==> flow/design.v <==
module dht11_reader (
  input rst_n,           
  input wire en,         
  input wire clk,        
  output reg [7:0] humidity,
  output reg [7:0] temperature,
  output wire data_ready
);
  reg [31:0] counter;    
  assign data_ready = 1'b0;
  always @(posedge clk or negedge rst_n) begin
    if (!rst_n) begin
      humidity <= 8'h28;
      temperature <= 8'h21;
      counter <= 0;
    end else if (en) begin
      counter <= counter + 1;
      if (counter >= 3_000_000) begin  
        counter <= 0;
        if (temperature < 35) begin
          temperature <= temperature + 1;
        end else begin
          temperature <= 30;
        end
        if (humidity < 45) begin
          humidity <= humidity + 1;
        end else begin
          humidity <= 40;
        end
      end
    end
  end
endmodule
module uart_tx(
  input  wire clk,               
  input  wire rst_n,             
  input  wire tx_start,          
  input  wire [7:0] tx_data,     
  output reg tx,                 
  output reg tx_done,            
  output reg tx_busy             
);
  parameter CLK_FREQ = 1_000_000;  
  parameter BAUD_RATE = 9600;
  localparam BIT_PERIOD = CLK_FREQ / BAUD_RATE;  
  reg [3:0] bit_index;      
  reg [15:0] clk_count;     
  reg [9:0] tx_shift_reg;   
  always @(posedge clk or negedge rst_n) begin
    if (!rst_n) begin
      tx <= 1;           
      tx_busy <= 0;
      bit_index <= 0;
      clk_count <= 0;
      tx_done <= 0;
    end else begin
      if (tx_start && !tx_busy) begin
        tx_shift_reg <= {1'b1, tx_data, 1'b0};  
        tx_busy <= 1'b1;
        bit_index <= 0;
        clk_count <= 0;
        tx_done <= 0;
      end
      if (tx_busy) begin
        if (clk_count < BIT_PERIOD - 1) begin
          clk_count <= clk_count + 1;
        end else begin
          clk_count <= 0;
          tx <= tx_shift_reg[bit_index];  
          bit_index <= bit_index + 1;
          if (bit_index == 9) begin
            tx_busy <= 1'b0;  
            tx_done <= 1;
          end
        end
      end
    end
  end
endmodule
module uart_rx (
  input wire clk,              
  input wire rst_n,            
  input wire rx,               
  output reg [7:0] data_out,   
  output reg rx_busy,          
  output reg done              
);
  parameter CLK_FREQ = 1_000_000;                  
  parameter BAUD_RATE = 9600;
  localparam BIT_PERIOD = CLK_FREQ / BAUD_RATE;    
  reg [9:0] rx_shift_reg;    
  reg [3:0] bit_index;       
  reg [15:0] clk_count;      
  always @(posedge clk or negedge rst_n) begin
    if (!rst_n) begin
      rx_busy <= 0;
      clk_count <= 0;
      bit_index <= 0;
      done <= 1'b0;  
    end else begin
      if (!rx_busy && !rx) begin
        rx_busy <= 1'b1;
        done <= 1'b0;
        clk_count <= BIT_PERIOD / 2;  
        bit_index <= 0;
      end
      if (rx_busy) begin
        if (clk_count < BIT_PERIOD - 1) begin
          clk_count <= clk_count + 1;
        end else begin
          clk_count <= 0;
          rx_shift_reg[bit_index] <= rx;  
          bit_index <= bit_index + 1;
          if (bit_index == 9) begin
            if (rx == 1'b1) begin  
              rx_busy <= 1'b0;
              done <= 1'b1;  
              data_out <= rx_shift_reg[8:1];  
            end else begin
              rx_busy <= 1'b0;  
              done <= 1'b0;
            end
          end
        end
      end else begin
        if (done) begin
          done <= 1'b0;  
        end
      end
    end
  end
endmodule
module uart_string(
  input wire clk_1Mhz,
  input wire rst_n,
  input wire [7: 0] temperature, 
  input wire [7: 0] humidity, 
  input wire rx,
  output wire tx,
  input wire en_tx,
  output reg tx_msg_done,
  input wire fan_state,
  input wire hum_state,
  output reg [7:0] chr_cmd,
  output reg [7:0] chr_val0,
  output reg [7:0] chr_val1,
  output reg       rx_msg_done   
);
  localparam SEND_INTERVAL = 1_000_000;  
  localparam IDLE = 2'b00, LOAD = 2'b01, TRANSMIT = 2'b10, DONE = 2'b11;
  wire tx_done, rx_done;
  reg [3:0] tx_index;   
  reg [7:0] tx_data;
  reg send_start;
  reg [31:0] timer_count;  
  wire tx_busy;
  reg [7:0] tx_msg [0:8];  
  reg [1:0] TX_STATE;
  always @(posedge clk_1Mhz or negedge rst_n) begin
    if (!rst_n) begin
      tx_msg[0] <= 8'h53;  
      tx_msg[1] <= 8'h3A;  
      tx_msg[2] <= 8'h30;  
      tx_msg[3] <= 8'h30;  
      tx_msg[4] <= 8'h30;  
      tx_msg[5] <= 8'h30;  
      tx_msg[6] <= 8'h30;  
      tx_msg[7] <= 8'h30;  
      tx_msg[8] <= 8'h2F;  
      tx_msg_done <= 1'b0;
      tx_index <= 0;
      send_start <= 1'b0;
      timer_count <= 0;
      TX_STATE <= IDLE;
    end else if (en_tx) begin
      case (TX_STATE)
        IDLE: begin
          tx_msg_done <= 1'b0;  
          if (!tx_busy) begin
            if (timer_count == SEND_INTERVAL) begin
              timer_count <= 0;
              TX_STATE <= LOAD;
            end else begin
              timer_count <= timer_count + 1;
            end
          end
        end
        LOAD: begin
          if (tx_index == 0) begin
            tx_msg[2] <= temperature / 10 + 8'h30;
            tx_msg[3] <= temperature % 10 + 8'h30;
            tx_msg[4] <= humidity / 10 + 8'h30;
            tx_msg[5] <= humidity % 10 + 8'h30;
            tx_msg[6] <= fan_state ? 8'h31 : 8'h30;  
            tx_msg[7] <= hum_state ? 8'h31 : 8'h30;  
          end
          tx_data <= tx_msg[tx_index];  
          send_start <= 1'b1;           
          TX_STATE <= TRANSMIT;
        end
        TRANSMIT: begin
          if (tx_done) begin
            send_start <= 1'b0;         
            if (tx_index < 8) begin
              tx_index <= tx_index + 1;
              TX_STATE <= LOAD;        
            end else begin
              tx_index <= 0;
              TX_STATE <= DONE;        
            end
          end
        end
        DONE: begin
          tx_msg_done <= 1'b1;          
          TX_STATE <= IDLE;            
        end
      endcase
    end
  end
  wire [7:0] rx_data;
  wire rx_busy;
  reg [5:0] RX_STATE;
  always @(posedge clk_1Mhz or negedge rst_n) begin
    if (!rst_n) begin
      RX_STATE <= 0;       
      rx_msg_done <= 1'b0;    
    end else if (!rx_busy && rx_done) begin
      case (RX_STATE)
        0: begin
          if (rx_data == 8'h41 || rx_data == 8'h42 || rx_data == 8'h43
              || rx_data == 8'h44 || rx_data == 8'h4C) begin
            RX_STATE <= 1;
            chr_cmd <= rx_data;
            rx_msg_done <= 1'b0;
          end else begin
            RX_STATE <= 0;  
          end
        end
        1: begin
          if ((rx_data >= 8'h30 && rx_data <= 8'h39) || rx_data == 8'h2D) begin  
            RX_STATE <= 2;
            chr_val0 <= rx_data;
          end
        end
        2: begin
          if (rx_data == 8'h3A) begin  
            RX_STATE <= 3;
          end
        end
        3: begin
          if (rx_data >= 8'h30 && rx_data <= 8'h39) begin  
            RX_STATE <= 4;
            chr_val1 <= rx_data;
          end
        end
        4: begin
          if (rx_data == 8'h0A || rx_data == 8'h2A || rx_data == 8'h2F) begin
            rx_msg_done <= 1'b1;
            RX_STATE <= 0;
          end
        end
      endcase
    end
    else if (rx_busy && !rx_done) begin
      rx_msg_done <= 1'b0;
    end
  end
  uart_tx uart_tx_inst(
    .clk(clk_1Mhz),
    .rst_n(rst_n),
    .tx_start(send_start),
    .tx_data(tx_data),
    .tx(tx),
    .tx_busy(tx_busy),
    .tx_done(tx_done)
  );
  uart_rx uart_rx_inst (
    .clk(clk_1Mhz),
    .rst_n(rst_n),
    .rx(rx),
    .data_out(rx_data),
    .rx_busy(rx_busy),
    .done(rx_done)
  );
endmodule
module i2c_writeframe(
    input       clk_1MHz,                
    input       rst_n,                   
    input       en_write,                
    input       start_frame,             
    input       stop_frame,              
    input [7:0] data,                    
    input       sda_in,                  
    output      sda_oe,                  
    output reg  scl,                     
    output      done,                    
    output reg  sda_en                   
);
    localparam  DELAY       = 10;        
    reg [20:0]  cnt;                     
    reg         cnt_clr;                 
    localparam  WaitEn      = 0,         
                PreStart    = 1,         
                Start       = 2,         
                AfterStart  = 3,         
                PreWrite    = 4,         
                WriteLow    = 5,         
                WriteHigh   = 6,         
                WriteDone   = 7,         
                WaitAck     = 8,         
                Ack1        = 9,         
                Ack2        = 10,        
                AckDone     = 11,        
                PreStop     = 12,        
                Stop        = 13,        
                Done        = 14;        
    reg [3:0]   state, next_state;
    reg [3:0]   bit_cnt;                 
    wire [2:0]  bit_idx = bit_cnt - 1'b1;    
    reg         sda_out;                 
    assign sda_oe = sda_en & ~sda_out;
    always @(posedge clk_1MHz, negedge rst_n) begin
        if (!rst_n)
            cnt <= 21'd0;
        else if (cnt_clr)
            cnt <= 21'd0;
        else
            cnt <= cnt + 1'b1;
    end
    always @(posedge clk_1MHz, negedge rst_n) begin
        if (!rst_n)
            state <= WaitEn;
        else
            state <= next_state;
    end
    always @(*) begin
        if (!rst_n)
            next_state = WaitEn;             
        else begin
            case (state)
                WaitEn:     next_state = en_write ? (start_frame ? PreStart : PreWrite) : WaitEn;
                PreStart:   next_state = (cnt == DELAY) ? Start : PreStart;
                Start:      next_state = (cnt == DELAY) ? AfterStart : Start;
                AfterStart: next_state = (cnt == DELAY) ? WriteLow : AfterStart;
                PreWrite:   next_state = (cnt == DELAY) ? WriteLow : PreWrite;
                WriteLow:   next_state = (cnt == DELAY) ? WriteHigh : WriteLow;
                WriteHigh:  next_state = (cnt == DELAY && bit_cnt == 4'd8) ? WriteDone : ((cnt == DELAY) ? WriteLow : WriteHigh);
                WriteDone:  next_state = (cnt == DELAY) ? WaitAck : WriteDone;
                WaitAck:    next_state = (sda_in == 1'b0) ? Ack1 : WaitAck;
                Ack1:       next_state = (cnt == DELAY) ? Ack2 : Ack1;
                Ack2:       next_state = (cnt == DELAY) ? AckDone : Ack2;
                AckDone:    next_state = (cnt == DELAY) ? (stop_frame ? PreStop : Done) : AckDone;
                PreStop:    next_state = (cnt == DELAY) ? Stop : PreStop;
                Stop:       next_state = (cnt == DELAY) ? Done : Stop;
                Done:       next_state = WaitEn;
                default:    next_state = WaitEn;
            endcase
        end
    end   
    always @(posedge clk_1MHz, negedge rst_n) begin
        if (!rst_n) begin                    
            sda_en  <= 1'b1;
            sda_out <= 1'b1;
            scl     <= 1'b1;
            cnt_clr <= 1'b1;
        end else begin
            case (state)
                WaitEn: begin
                    sda_en  <= 1'b1;         
                    cnt_clr <= 1'b1;         
                end
                PreStart: begin
                    sda_out <= 1'b1;                                 
                    scl     <= 1'b1;        
                    cnt_clr <= (cnt == DELAY-1) ? 1'b1 : 1'b0;       
                end
                Start: begin
                    sda_out <= 1'b0;                                 
                    cnt_clr <= (cnt == DELAY-1) ? 1'b1 : 1'b0;       
                end
                AfterStart: begin
                    scl     <= 1'b0;                                 
                    cnt_clr <= (cnt == DELAY-1) ? 1'b1 : 1'b0;       
                end
                PreWrite: begin
                    cnt_clr <= (cnt == DELAY-1) ? 1'b1 : 1'b0;       
                end
                WriteLow: begin
                    scl     <= 1'b0;                                 
                    sda_out <= data[3'd7-bit_idx];                   
                    cnt_clr <= (cnt == DELAY-1) ? 1'b1 : 1'b0;       
                end
                WriteHigh: begin
                    scl     <= 1'b1;                                 
                    cnt_clr <= (cnt == DELAY-1) ? 1'b1 : 1'b0;       
                end
                WriteDone: begin
                    scl     <= 1'b0;                                 
                    sda_en  <= 1'b0;                                 
                    cnt_clr <= (cnt == DELAY-1) ? 1'b1 : 1'b0;       
                end
                WaitAck: begin
                    cnt_clr <= 1'b1;                                 
                end
                Ack1: begin
                    scl     <= 1'b1;                                 
                    cnt_clr <= (cnt == DELAY-1) ? 1'b1 : 1'b0;       
                end
                Ack2: begin
                    scl     <= 1'b0;                                 
                    cnt_clr <= (cnt == DELAY-1) ? 1'b1 : 1'b0;       
                end
                AckDone: begin      
                    cnt_clr <= (cnt == DELAY-1) ? 1'b1 : 1'b0;       
                end
                PreStop: begin
                    scl     <= 1'b1;                                 
                    cnt_clr <= (cnt == DELAY-1) ? 1'b1 : 1'b0;       
                end   
                Stop: begin
                    sda_en  <= 1'b1;                                 
                    sda_out <= 1'b1;                                 
                    cnt_clr <= (cnt == DELAY-1) ? 1'b1 : 1'b0;       
                end
                Done: begin
                    cnt_clr <= 1'b1;                                 
                end
            endcase
        end
    end
    always @(posedge clk_1MHz, negedge rst_n) begin
        if (!rst_n)
            bit_cnt <= 4'd0;
        else begin
            case (state)
                WriteLow:   bit_cnt <= (cnt == 1'b0) ? bit_cnt + 1'b1 : bit_cnt;     
                WaitEn:     bit_cnt <= 4'd0;
                Done:       bit_cnt <= 4'd0;
                default:    bit_cnt <= bit_cnt;
            endcase
        end
    end
    assign done = (state == Done);
endmodule
module lcd_write_cmd_data(
    input       clk_1MHz,                    
    input       rst_n,                       
    input [7:0] data,                        
    input       cmd_data,                    
    input       ena,                         
    input [6:0] i2c_addr,                    
    input       sda_in,                      
    output      sda_oe,                      
    output      scl,                         
    output      done,                        
    output      sda_en
);
    localparam  DELAY               = 50;    
    reg [20:0]  cnt;                         
    reg         cnt_clr;                     
    localparam  WaitEn              = 0,     
                Write_Addr          = 1,     
                Wait_AddrDone       = 2,     
                Write_HighNibble1   = 3,     
                Wait_High1Done      = 4,     
                Delay_CMD1          = 5,     
                Write_HighNibble2   = 6,     
                Wait_High2Done      = 7,     
                Write_LowNibble1    = 8,     
                Wait_Low1Done       = 9,     
                Delay_CMD2          = 10,    
                Write_LowNibble2    = 11,    
                Wait_Low2Done       = 12,    
                Done                = 13;    
    reg [3:0]   state, next_state;
    reg         en_write;                    
    wire        en_i2cwrite = en_write;
    wire        i2c_done;                    
    reg [7:0]   i2c_data;                    
    reg         start_frame;                 
    reg         stop_frame;                  
    always @(posedge clk_1MHz, negedge rst_n) begin
        if (!rst_n)
            cnt <= 21'd0;
        else if (cnt_clr)
            cnt <= 21'd0;
        else
            cnt <= cnt + 1'b1;
    end
    always @(posedge clk_1MHz, negedge rst_n) begin
        if (!rst_n)
            state <= WaitEn;
        else
            state <= next_state;
    end
    always @(*) begin
        if (!rst_n)
            next_state = WaitEn;                 
        else begin
            case (state)
                WaitEn:             next_state = ena ? Write_Addr : WaitEn;
                Write_Addr:         next_state = Wait_AddrDone;
                Wait_AddrDone:      next_state = i2c_done ? Write_HighNibble1 : Wait_AddrDone;
                Write_HighNibble1:  next_state = Wait_High1Done;
                Wait_High1Done:     next_state = i2c_done ? Delay_CMD1 : Wait_High1Done;
                Delay_CMD1:         next_state = (cnt == DELAY) ? Write_HighNibble2 : Delay_CMD1;
                Write_HighNibble2:  next_state = Wait_High2Done;
                Wait_High2Done:     next_state = i2c_done ? Write_LowNibble1 : Wait_High2Done;
                Write_LowNibble1:   next_state = Wait_Low1Done;
                Wait_Low1Done:      next_state = i2c_done ? Delay_CMD2 : Wait_Low1Done;
                Delay_CMD2:         next_state = (cnt == DELAY) ? Write_LowNibble2 : Delay_CMD2;
                Write_LowNibble2:   next_state = Wait_Low2Done;
                Wait_Low2Done:      next_state = i2c_done ? Done : Wait_Low2Done;
                Done:               next_state = WaitEn;
                default:            next_state = WaitEn;
            endcase
        end
    end
    always @(posedge clk_1MHz, negedge rst_n) begin
        if (!rst_n) begin                    
            i2c_data <= 8'd0;
            en_write <= 1'b0;
            cnt_clr  <= 1'b1;
        end else begin
            case (state)
                WaitEn: begin
                    i2c_data    <= 8'd0;
                    en_write    <= 1'b0;
                    cnt_clr     <= 1'b1;
                end
                Write_Addr: begin
                    start_frame <= 1'b1;                 
                    stop_frame  <= 1'b0;
                    i2c_data    <= {i2c_addr, 1'b0};     
                    en_write    <= 1'b1;                 
                end
                Wait_AddrDone: begin
                    en_write    <= 1'b0;                 
                end
                Write_HighNibble1: begin
                    start_frame <= 1'b0;
                    stop_frame  <= 1'b0;
                    i2c_data    <= (data & 8'hF0) | 8'h0C | cmd_data;
                    en_write    <= 1'b1;                 
                end
                Wait_High1Done: begin
                    en_write    <= 1'b0;                 
                end
                Delay_CMD1: begin
                    cnt_clr     <= 1'b0;                 
                end
                Write_HighNibble2: begin
                    start_frame <= 1'b0;
                    stop_frame  <= 1'b0;
                    i2c_data    <= ((data & 8'hF0) | 8'h0C | cmd_data) & 8'hFB;
                    en_write    <= 1'b1;                 
                    cnt_clr     <= 1'b1;                 
                end
                Wait_High2Done: begin
                    en_write    <= 1'b0;                 
                end
                Write_LowNibble1: begin              
                    start_frame <= 1'b0;
                    stop_frame  <= 1'b0;
                    i2c_data    <= ((data & 8'h0F) << 4) | 8'h0C | cmd_data;
                    en_write    <= 1'b1;                
                end
                Wait_Low1Done: begin
                    en_write    <= 1'b0;                 
                end
                Delay_CMD2: begin
                    cnt_clr     <= 1'b0;                 
                end
                Write_LowNibble2: begin
                    start_frame <= 1'b0;
                    stop_frame  <= 1'b1;                 
                    i2c_data    <= (((data & 8'h0F) << 4) | 8'h0C | cmd_data) & 8'hFB;
                    en_write    <= 1'b1;                 
                    cnt_clr     <= 1'b1;                 
                end
                Wait_Low2Done: begin
                    en_write    <= 1'b0;                 
                end
            endcase
        end
    end
    assign done = (state == Done);
    i2c_writeframe i2c_writframe_inst(
        .clk_1MHz   (clk_1MHz),
        .rst_n      (rst_n),
        .en_write   (en_i2cwrite),
        .start_frame(start_frame),
        .stop_frame (stop_frame),
        .data       (i2c_data),
        .sda_in     (sda_in),
        .sda_oe     (sda_oe),
        .scl        (scl),
        .done       (i2c_done),
        .sda_en     (sda_en)
    );
endmodule
module lcd_display(
    input           clk_1MHz,                
    input           rst_n,                   
    input           ena,                     
    input           done_write,              
    input  [127:0]  row1,                    
    input  [127:0]  row2,                    
    output reg[7:0] data,                    
    output          cmd_data,                
    output reg      ena_write,               
    output          busy                     
);
    localparam  DELAY           = 50;        
    localparam  WaitEn          = 0,
                Write           = 1,
                WaitWrite       = 2,
                WaitDelay       = 3,
                Done            = 4;
    reg [2:0]   state, next_state;          
    reg [20:0]  cnt;                         
    reg         cnt_clr;                     
    wire [7:0]  cmd_data_array [0:39];
    assign cmd_data_array[0]    = 8'h02;     
    assign cmd_data_array[1]    = 8'h28;     
    assign cmd_data_array[2]    = 8'h0C;     
    assign cmd_data_array[3]    = 8'h06;     
    assign cmd_data_array[4]    = 8'h01;     
    assign cmd_data_array[5]    = 8'h80;     
    assign cmd_data_array[22]   = 8'hC0;     
    assign cmd_data_array[39]   = 8'h00;     
    generate
        genvar i;
        for (i = 1; i < 17; i=i+1) begin: for_name
            assign cmd_data_array[22-i] = row1[(i*8)-1:i*8-8];       
            assign cmd_data_array[39-i] = row2[(i*8)-1:i*8-8];       
        end
    endgenerate
    reg [5:0]   ptr;                         
    assign cmd_data = (ptr <= 6'd6 || ptr == 6'd23) ? 1'b0 : 1'b1;   
    assign busy = ~(state == WaitEn);
    always @(posedge clk_1MHz, negedge rst_n) begin
        if (!rst_n)
            cnt <= 21'd0;
        else if (cnt_clr)
            cnt <= 21'd0;
        else 
            cnt <= cnt + 1'b1;
    end
    always @(posedge clk_1MHz, negedge rst_n) begin
        if (!rst_n)
            state <= WaitEn;
        else
            state <= next_state;
    end
    always @(*) begin
        if (!rst_n)
            next_state = WaitEn;
        else begin
            case (state)
                WaitEn:     next_state = ena ? Write : WaitEn;
                Write:      next_state = WaitWrite;
                WaitWrite:  next_state = done_write ? WaitDelay : WaitWrite;
                WaitDelay:  next_state = (ptr == 6'd39) ? Done : ((cnt == DELAY) ? Write : WaitDelay);
                Done:       next_state = WaitEn;
                default:    next_state = WaitEn;
            endcase
        end
    end
    always @(posedge clk_1MHz, negedge rst_n) begin
        if (!rst_n) begin
            cnt_clr    <= 1'b1;
            ena_write  <= 1'b0;            
        end else begin
            case (state)
                WaitEn: begin
                    cnt_clr    <= 1'b1;                  
                    ena_write  <= 1'b0;                  
                end
                Write: begin
                    cnt_clr    <= 1'b1;                  
                    data       <= cmd_data_array[ptr];   
                    ena_write  <= 1'b1;                  
                end
                WaitWrite: begin
                    ena_write  <= 1'b0;                  
                end
                WaitDelay: begin
                    cnt_clr    <= 1'b0;
                end
            endcase
        end
    end
    always @(posedge clk_1MHz, negedge rst_n) begin
        if (!rst_n)
            ptr <= 6'd0;
        else if (state == WaitEn)
            ptr <= 6'd0;
        else if (state == Write)
            ptr <= ptr + 1'b1;
        else
            ptr <= ptr;
    end
endmodule
module lcd_16x2(
  input           clk_1MHz,
  input           rst_n,
  input           lcd_ena,
  input [127:0]   row1,
  input [127:0]   row2,
  output          busy,
  output          scl,
  input           sda_in,
  output          sda_oe,
  output          lcd_done
);
  localparam      i2c_addr = 7'h27;
  wire [7:0]      data;
  wire            cmd_data;
  wire            ena_write;
  lcd_display lcd_display_inst(
    .clk_1MHz           (clk_1MHz),
    .rst_n              (rst_n),
    .ena                (lcd_ena),
    .done_write         (lcd_done),
    .row1               (row1),
    .row2               (row2),
    .data               (data),
    .cmd_data           (cmd_data),
    .ena_write          (ena_write),
    .busy               (busy)
  );
  lcd_write_cmd_data lcd_write_cmd_data_inst(
    .clk_1MHz           (clk_1MHz),
    .rst_n              (rst_n),
    .data               (data),
    .cmd_data           (cmd_data),
    .ena                (ena_write),
    .i2c_addr           (i2c_addr),
    .sda_in             (sda_in),
    .sda_oe             (sda_oe),
    .scl                (scl),
    .done               (lcd_done)
  );
endmodule
module logic_controller(
  input   wire            clk,        
  input   wire            rst_n,
  input   wire  [7: 0]    temperature,
  input   wire  [7: 0]    humidity,
  output  reg             dht_en,
  input   wire            dht_data_ready,
  input   wire  [7:0]     chr_cmd,
  input   wire  [7:0]     chr_val0,
  input   wire  [7:0]     chr_val1,
  input   wire            rx_msg_done,
  input   wire            tx_msg_done,
  output  reg             en_tx,
  output  reg             lcd_en,    
  input   wire            lcd_done,  
  output  reg   [127:0]   lcd_row1,  
  output  reg   [127:0]   lcd_row2,  
  output  reg             led_fan,       
  output  reg             led_hum       
);
  localparam INTERVAL = 500_000;  
  integer interval_counter;
  reg [6:0] max_temp, min_temp, min_hum, max_hum;  
  reg [7:0] temp_tens, temp_units, humi_tens, humi_units;
  reg tick;  
  reg rx_msg_done_reg;
  always @(posedge clk or negedge rst_n) begin
    if (!rst_n) begin
      tick <= 1'b0;
      rx_msg_done_reg <= 1'b0;
      interval_counter <= 0;
      en_tx <= 1'b0;
      temp_tens <= 8'h00;
      temp_units <= 8'h00;
      humi_tens <= 8'h00;
      humi_units <= 8'h00;
      max_temp <= 34;  
      min_temp <= 1;  
      min_hum <= 42;  
      max_hum <= 63;  
      dht_en <= 1'b0;
      lcd_row1 <= "  Cold Storage  ";
      lcd_row2 <= "     Welcome    ";
      lcd_en <= 1'b1;
      led_fan <= 1'b0;
      led_hum <= 1'b0;
    end else begin
      if (lcd_done && lcd_en) begin
        lcd_en <= 1'b0;
      end
      if (interval_counter == INTERVAL) begin
        interval_counter <= 0;
        tick <= ~tick;
        if (tick) begin
          if (!dht_en) begin
            dht_en <= 1'b1;
          end
          en_tx <= 1'b1;
          update_leds();
          update_lcd();
        end else begin
          dht_en <= 1'b0;
        end
      end else begin
        interval_counter <= interval_counter + 1;
      end
      if (rx_msg_done && !rx_msg_done_reg) begin
        rx_msg_done_reg <= 1'b1;
        update_settings();
        if (chr_cmd != 8'h4C) begin  
          update_leds();
        end
      end else if (!rx_msg_done) begin
        rx_msg_done_reg <= 1'b0;
      end
      if (dht_en && dht_data_ready) begin
        dht_en <= 1'b0;
      end
      if (en_tx && tx_msg_done) begin
        en_tx <= 1'b0;
      end
    end
  end
  task update_settings;
    begin
      if (chr_cmd == 8'h4C) begin  
        led_fan <= (chr_val0 == 8'h31);  
        led_hum <= (chr_val1 == 8'h31);  
      end else if (chr_cmd == 8'h41) begin  
        if (chr_val0 == 8'h2D) begin  
          max_temp <= -1 * ((chr_val1 - 8'h30) * 10);
        end else begin
          max_temp <= ((chr_val0 - 8'h30) * 10) + (chr_val1 - 8'h30);
        end
      end else if (chr_cmd == 8'h42) begin  
        if (chr_val0 == 8'h2D) begin  
          min_temp <= -1 * ((chr_val1 - 8'h30) * 10);
        end else begin
          min_temp <= ((chr_val0 - 8'h30) * 10) + (chr_val1 - 8'h30);
        end
      end else if (chr_cmd == 8'h43) begin  
        if (chr_val0 == 8'h2D) begin  
          max_hum <= -1 * ((chr_val1 - 8'h30) * 10);
        end else begin
          max_hum <= ((chr_val0 - 8'h30) * 10) + (chr_val1 - 8'h30);
        end
      end else if (chr_cmd == 8'h44) begin  
        if (chr_val0 == 8'h2D) begin  
          min_hum <= -1 * ((chr_val1 - 8'h30) * 10);
        end else begin
          min_hum <= ((chr_val0 - 8'h30) * 10) + (chr_val1 - 8'h30);
        end
      end
      uart_rx_to_lcd();
    end
  endtask
  task update_leds;
    begin
      if (temperature > max_temp) begin
        led_fan <= 1'b1;  
      end else if (temperature < min_temp) begin
        led_fan <= 1'b0;  
      end else begin
        led_fan <= 1'b0;  
      end
      if (humidity < max_hum) begin
        led_hum <= 1'b1;  
      end else if (humidity > min_hum) begin
        led_hum <= 1'b0;  
      end else begin
        led_hum <= 1'b0;  
      end
    end
  endtask
  task update_lcd;
    begin
      temp_tens <= (temperature / 10) + 8'h30;   
      temp_units <= (temperature % 10) + 8'h30;  
      humi_tens <= (humidity / 10) + 8'h30;    
      humi_units <= (humidity % 10) + 8'h30;   
      if (temperature < 10) begin
        lcd_row1 <= { "Temp: 0", temp_units, " C      " };  
      end else begin
        lcd_row1 <= { "Temp: ", temp_tens, temp_units, " C      " };  
      end
      if (humidity < 10) begin
        lcd_row2 <= { "Humi: 0", humi_units, "%       " };   
      end else begin
        lcd_row2 <= { "Humi: ", humi_tens, humi_units, "%       " };   
      end
      lcd_en <= 1'b1;
    end
  endtask
  task uart_rx_to_lcd;
    begin
      lcd_row1 <= {"RX: ", chr_cmd, chr_val0, chr_val1, "         "};
      lcd_row2 <= {"Tem:", temp_tens, temp_units, "C Hum:", humi_tens, humi_units, "% "};
      interval_counter <= 0;  
      lcd_en <= 1'b1;
    end
  endtask
endmodule
module top_coldstorage(
  input         clk,           
  input         rst_n,         
  output        led_fan,       
  output        led_hum,       
  input         sda_lcd_in,
  output        sda_lcd_oe,
  output        scl_lcd,
  input         rx,
  output        tx
);
  wire clk_1MHz = clk;
  wire [127:0] lcd_row1, lcd_row2;
  wire lcd_en, lcd_done;
  wire [7:0] temperature, humidity;
  wire dht_en, dht_data_ready;
  wire [7:0] chr_cmd, chr_val0, chr_val1;
  wire rx_msg_done, en_tx, tx_msg_done;
  logic_controller logic_controller_inst(
    .clk(clk_1MHz),
    .rst_n(rst_n),
    .temperature(temperature),
    .humidity(humidity),
    .dht_en(dht_en),
    .dht_data_ready(dht_data_ready),
    .chr_cmd(chr_cmd),
    .chr_val0(chr_val0),
    .chr_val1(chr_val1),
    .en_tx(en_tx),
    .rx_msg_done(rx_msg_done),
    .tx_msg_done(tx_msg_done),
    .lcd_en(lcd_en),
    .lcd_done(lcd_done),
    .lcd_row1(lcd_row1),
    .lcd_row2(lcd_row2),
    .led_fan(led_fan),
    .led_hum(led_hum)
  );
  dht11_reader dht11_reader_inst(
    .clk(clk_1MHz),
    .rst_n(rst_n),
    .en(dht_en),
    .temperature(temperature),
    .humidity(humidity),
    .data_ready(dht_data_ready)
  );
  uart_string uart_string_inst(
    .clk_1Mhz(clk_1MHz),
    .rst_n(rst_n),
    .temperature(temperature),
    .humidity(humidity),
    .en_tx(en_tx),
    .tx_msg_done(tx_msg_done),
    .tx(tx),
    .rx(rx),
    .fan_state(led_fan),
    .hum_state(led_hum),
    .chr_cmd(chr_cmd),
    .chr_val0(chr_val0),
    .chr_val1(chr_val1),
    .rx_msg_done(rx_msg_done)
  );
  lcd_16x2 lcd_16x2_inst(
    .clk_1MHz(clk_1MHz),
    .rst_n(rst_n),
    .lcd_ena(lcd_en),
    .row1(lcd_row1),
    .row2(lcd_row2),
    .lcd_done(lcd_done),
    .sda_in(sda_lcd_in),
    .sda_oe(sda_lcd_oe),
    .scl(scl_lcd)
  );  
endmodule
* Step by step through the tools: top_coldstorage *
Tool output for the design above, in the order of the flow.
Lines are those of the file above, counted from 1.
Operators carry their Yosys type and port widths (W data, S select, Z words).
Cell names lack the library's common part.
A cell with n/a has no value.

set-up
  top = top_coldstorage
  clock port = clk
  standard-cell library = sky130hd
  corner = tt_025C_1v80

* Word-level counts *
Source: Yosys, flattened and elaborated. Widths are those after wreduce. Registers that Yosys merges into a memory's read port (data or address) are not register bits. Print and check cells do not count.

operators by class
  shift-type cells = 4
  div/mod/pow operators = 4
  equality and inequality tests = 123
  muxes and demuxes = 146
  $lt $le $gt $ge = 13
  bitwise gates (word level) = 14
  add/sub/neg operators = 25
  multipliers = 3
  reduce/logical cells = 95

operator list
  cell                     count
  $mul A32 B31 Y6 const A  1
  $mux W128                6
  $pmux W8 S40             1
  $div A8 B4 Y32 const B   2
  $mod A8 B4 Y32 const B   2
  $mux W80                 2
  $mux W32                 4
  $mul A32 B3 Y31 const B  1
  $mul A32 B3 Y6 const B   1
  $eq A6 B5 Y1 const B     16
  $mux W16                 6
  $eq A8 B7 Y1 const B     9
  $pmux W8 S9              1
  $eq A4 B4 Y1 const B     17
  $add A32 B1 Y32 const B  2
  $eq A32 B20 Y1 const B   2
  $add A21 B1 Y21 const B  3
  $mux W21                 3
  $mux W1                  62
  $mux W4                  15
  $eq A8 B6 Y1 const B     7
  $pmux W4 S14             1
  $pmux W4 S13             1
  $eq A4 B3 Y1 const B     12
  $eq A6 B4 Y1 const B     8
  $eq A6 B6 Y1 const B     8
  $pmux W8 S6              1
  $eq A21 B4 Y1 const B    2

Other operator kinds: 82; their cells: 231.

word-level totals
  output and inout port bits = 5
  register bits = 697
  input port bits = 4

* Depth *
Yosys ltp: most cells in a row. Word level: on the elaborated netlist, between registers, memories and ports. Mapped: between sequential cells and ports; inverters and the memories' decode and read muxes count.

logic depth
  depth after elaboration = 8
  ABC_AREA = 0
  mapped depth = 22
  mapped depth without buffers = 20

* Netlist *
Source: synth_stat.txt of the flow (Yosys; design flattened, memories mapped). It holds for the ABC_AREA given above (unset counts as 0); a run with the other value may have another netlist.
The area totals of this step are shown rounded.

cell types
  cell type  count
  dfrtp_1    396
  edfxtp_1   66
  dfstp_2    62
  nand2_1    404
  nor2_1     322
  o21ai_0    213
  ha_1       84
  a21oi_1    149
  xor2_1     82
  xnor2_1    79
  nand3_1    129
  clkbuf_1   120
  inv_1      110
  and3_1     56
  nor3_1     56
  nor4_1     40
  nand4_1    38
  a31oi_1    33

Not listed: further types 85, cells in them 470.

mapped netlist
  mapped area = 27250 um2
  mapped flip-flops = 524
  cells in the netlist = 2909
  buffer cells = 141

By module: a second synthesis without flattening, with its own total; a netlist apart from the flattened one above.

unflattened totals
  cell total of the unflattened synthesis = 3556
  area (unflattened synthesis) = 32220 um2

Rows give one instance, submodules left out.

modules
  module              cells  area (um2)  instances
  logic_controller    1310   11230       1
  uart_string         724    6576        1
  lcd_display         577    4409        1
  dht11_reader        265    2531        1
  i2c_writeframe      223    2252        1
  lcd_write_cmd_data  198    2126        1
  uart_rx             149    1750        1
  uart_tx             108    1338        1
  lcd_16x2            2      7.5         1
  top_coldstorage     0      0.0         1

* Path before layout *
Path of least setup slack by OpenSTA after synthesis, without wires, with an ideal clock, recovery checks aside; 20% of the period is set as input and as output delay. Where synthesis merged equal registers, the netlist keeps one of their names.

path after synthesis
  path type = reg2reg
  start = reg dht11_reader_inst.humidity[5]
  end = reg logic_controller_inst.humi_units[6]
  data arrival time = 4.675 ns
  setup time = 0.125 ns
  time at the first pin = 0.000 ns
  path delay = 4.800 ns
  driving pins on the path = 23
  path buffers = 2
  setup slack = 5.200 ns
  clock period = 10.0 ns
  data required time = 9.875 ns
  period reached after synthesis = 4.8 ns

"path delay" is the arrival time less input delay plus setup time.
"driving pins on the path" counts driving pins, that of a launching flip-flop among them; a cell with two outputs on the path counts twice.
"period reached after synthesis" = period - worst setup slack (recovery checks aside). The figure is calculated, with input and output delays left at 20% of the set period.
The rows between start and end are the longest chain of elaborated cells between them; the timing report does not say that the signal goes this way. Where chains are equally long, one stands for them.
Each line given opens the expression or statement behind the cell; cells for indexed reads and writes are added by Yosys, which also makes memories of some case tables.
At most two assigning lines are given for a register; there are more.

between the ends, after synthesis
  cell sequence = dfstp_2 > clkbuf_1 > nor2_1 > inv_1 > ha_1 > nand2b_1 > o21ai_0 > a211oi_1 > a211o_1 > a211oi_1 > buf_2 > mux2i_1 > xor2_1 > o311a_1 > inv_1 > a22oi_1 > a31oi_1 > ha_1 > xnor2_1 > xnor2_1 > xnor2_1 > xnor2_1 > mux2_2
  length of the longest elaborated chain = 2
  elaborated cells between the ends (all ways) = 2
  those cells by class = 1 x add/sub; 1 x div

ends and longest elaborated chain, after synthesis
  what            line  RTL
  from (decl)     5     output reg [7:0] humidity,
  from (assign)   13    humidity <= 8'h28;
  from (assign)   26    humidity <= humidity + 1;
  $mod A8 B4 Y32  885   humi_units <= (humidity % 10) + 8'h30;
  $add A8 B6 Y8   885
  to (assign)     781   humi_units <= 8'h00;
  to (decl)       769   reg [7:0] temp_tens, temp_units, humi_tens, humi_units;

* Path in the finished layout *
From the final timing report of run 1: the path of least setup slack in the routed layout; clock arrival at registers is part of the times.

path after layout
  path type = reg2reg
  start = reg dht11_reader_inst.humidity[5]
  end = reg logic_controller_inst.humi_units[6]
  path buffers = 4
  driving pins on the path = 22
  clock period = 5.69 ns
  data required time = 6.18 ns
  time at the first pin = 0.60 ns
  setup slack = 1.36 ns
  setup time = 0.11 ns
  data arrival time = 4.82 ns

The rows between start and end are the longest chain of elaborated cells between them; the timing report does not say that the signal goes this way. Where chains are equally long, one stands for them.
At most two assigning lines are given for a register; there are more.

between the ends, after layout
  cell sequence = dfstp_4 > nor2_4 > inv_4 > ha_4 > nand2b_4 > o21ai_4 > a211oi_2 > a211o_1 > a211oi_4 > buf_4 > buf_4 > nor2_1 > o311a_1 > buf_4 > buf_4 > a2bb2oi_2 > ha_2 > xnor2_2 > xnor2_1 > xnor2_1 > xnor2_1 > mux2_2
  length of the longest elaborated chain = 2
  elaborated cells between the ends (all ways) = 2
  those cells by class = 1 x add/sub; 1 x div

ends and longest elaborated chain, after layout
  what            line  RTL
  from (decl)     5     output reg [7:0] humidity,
  from (assign)   13    humidity <= 8'h28;
  from (assign)   26    humidity <= humidity + 1;
  $mod A8 B4 Y32  885   humi_units <= (humidity % 10) + 8'h30;
  $add A8 B6 Y8   885
  to (assign)     781   humi_units <= 8'h00;
  to (decl)       769   reg [7:0] temp_tens, temp_units, humi_tens, humi_units;

Top module top_coldstorage; platform sky130hd; tools Yosys and OpenROAD; 5 stored runs in no particular order. Input and output delays are each 20% of the period that was set; the output load is 0.01 pF.
By "clock period achieved" is meant the clock period of the run minus its worst setup slack. This is arithmetic on one report: input and output delays are still those of the set period (20% each).
"worst setup path time" means the part of the period allowed to the worst setup path (the constraints hold back 20% at inputs and 20% at outputs) less its slack; where the path has registers, the arrival times of their clocks count too.
By "total power after layout" is meant OpenSTA's value without simulated activity: inputs other than the clock are taken to toggle once in ten clock periods, and the tool carries that through the logic.
Results are given in rounded form.
Settings: n/a = not set for that run.
Among the results, n/a means that no value is shown for the run.

item                                       run 1     run 2     run 3  run 4     run 5
ABC_AREA                                   0         n/a       1      1         n/a
CELL_PAD_IN_SITES_DETAIL_PLACEMENT         0         1         n/a    n/a       0
CORE_ASPECT_RATIO                          1.24      n/a       0.7    0.73      1.46
CTS_CLUSTER_DIAMETER                       181       n/a       n/a    216       n/a
GPL_TIMING_DRIVEN                          1         n/a       n/a    0         0
HOLD_SLACK_MARGIN                          0.05      0.24      0.21   n/a       0.14
SETUP_SLACK_MARGIN                         1.47      0.03      n/a    0.64      0.44
SLEW_MARGIN                                40        20        20     0         20
period_ns                                  5.69      5.29      4.41   8.75      3.32
CAP_MARGIN                                 20        5         20     20        15
CORE_MARGIN                                2         6         7      5         2
CORE_UTILIZATION                           40        35        63     48        36
CELL_PAD_IN_SITES_GLOBAL_PLACEMENT         n/a       1         2      n/a       3
CTS_CLUSTER_SIZE                           n/a       51        41     n/a       n/a
GPL_ROUTABILITY_DRIVEN                     n/a       1         n/a    0         n/a
MIN_ROUTING_LAYER                          n/a       met2      n/a    n/a       met1
PLACE_DENSITY_LB_ADDON                     n/a       0.12      0.08   0.26      n/a
PLACE_DENSITY                              n/a       n/a       n/a    n/a       0.51
TNS_END_PERCENT                            n/a       n/a       n/a    n/a       35
netlist area reported by Yosys (um2)       27250     27250     n/a    27000     27250
die area (um2)                             70250     84710     n/a    61140     77960
standard-cell area after layout (um2)      30840     30650     n/a    29870     32490
utilization (%)                            45.8      40.1      n/a    53.5      43.4
lowest setup slack (ns)                    1.362     0.389     n/a    4.084     -1.259
total negative slack on setup checks (ns)  0.000     0.000     n/a    0.000     -22.60
total power after layout (W)               0.008097  0.009208  n/a    0.005759  0.0143
clock period achieved (ns)                 4.328     4.901     n/a    4.666     4.579
worst setup path time (ns)                 4.33      4.90      n/a    2.92      4.58
kind of the worst setup path               reg2reg   reg2reg   n/a    in2reg    reg2reg

Run 3: not finished: placement ended with error FLW-0024
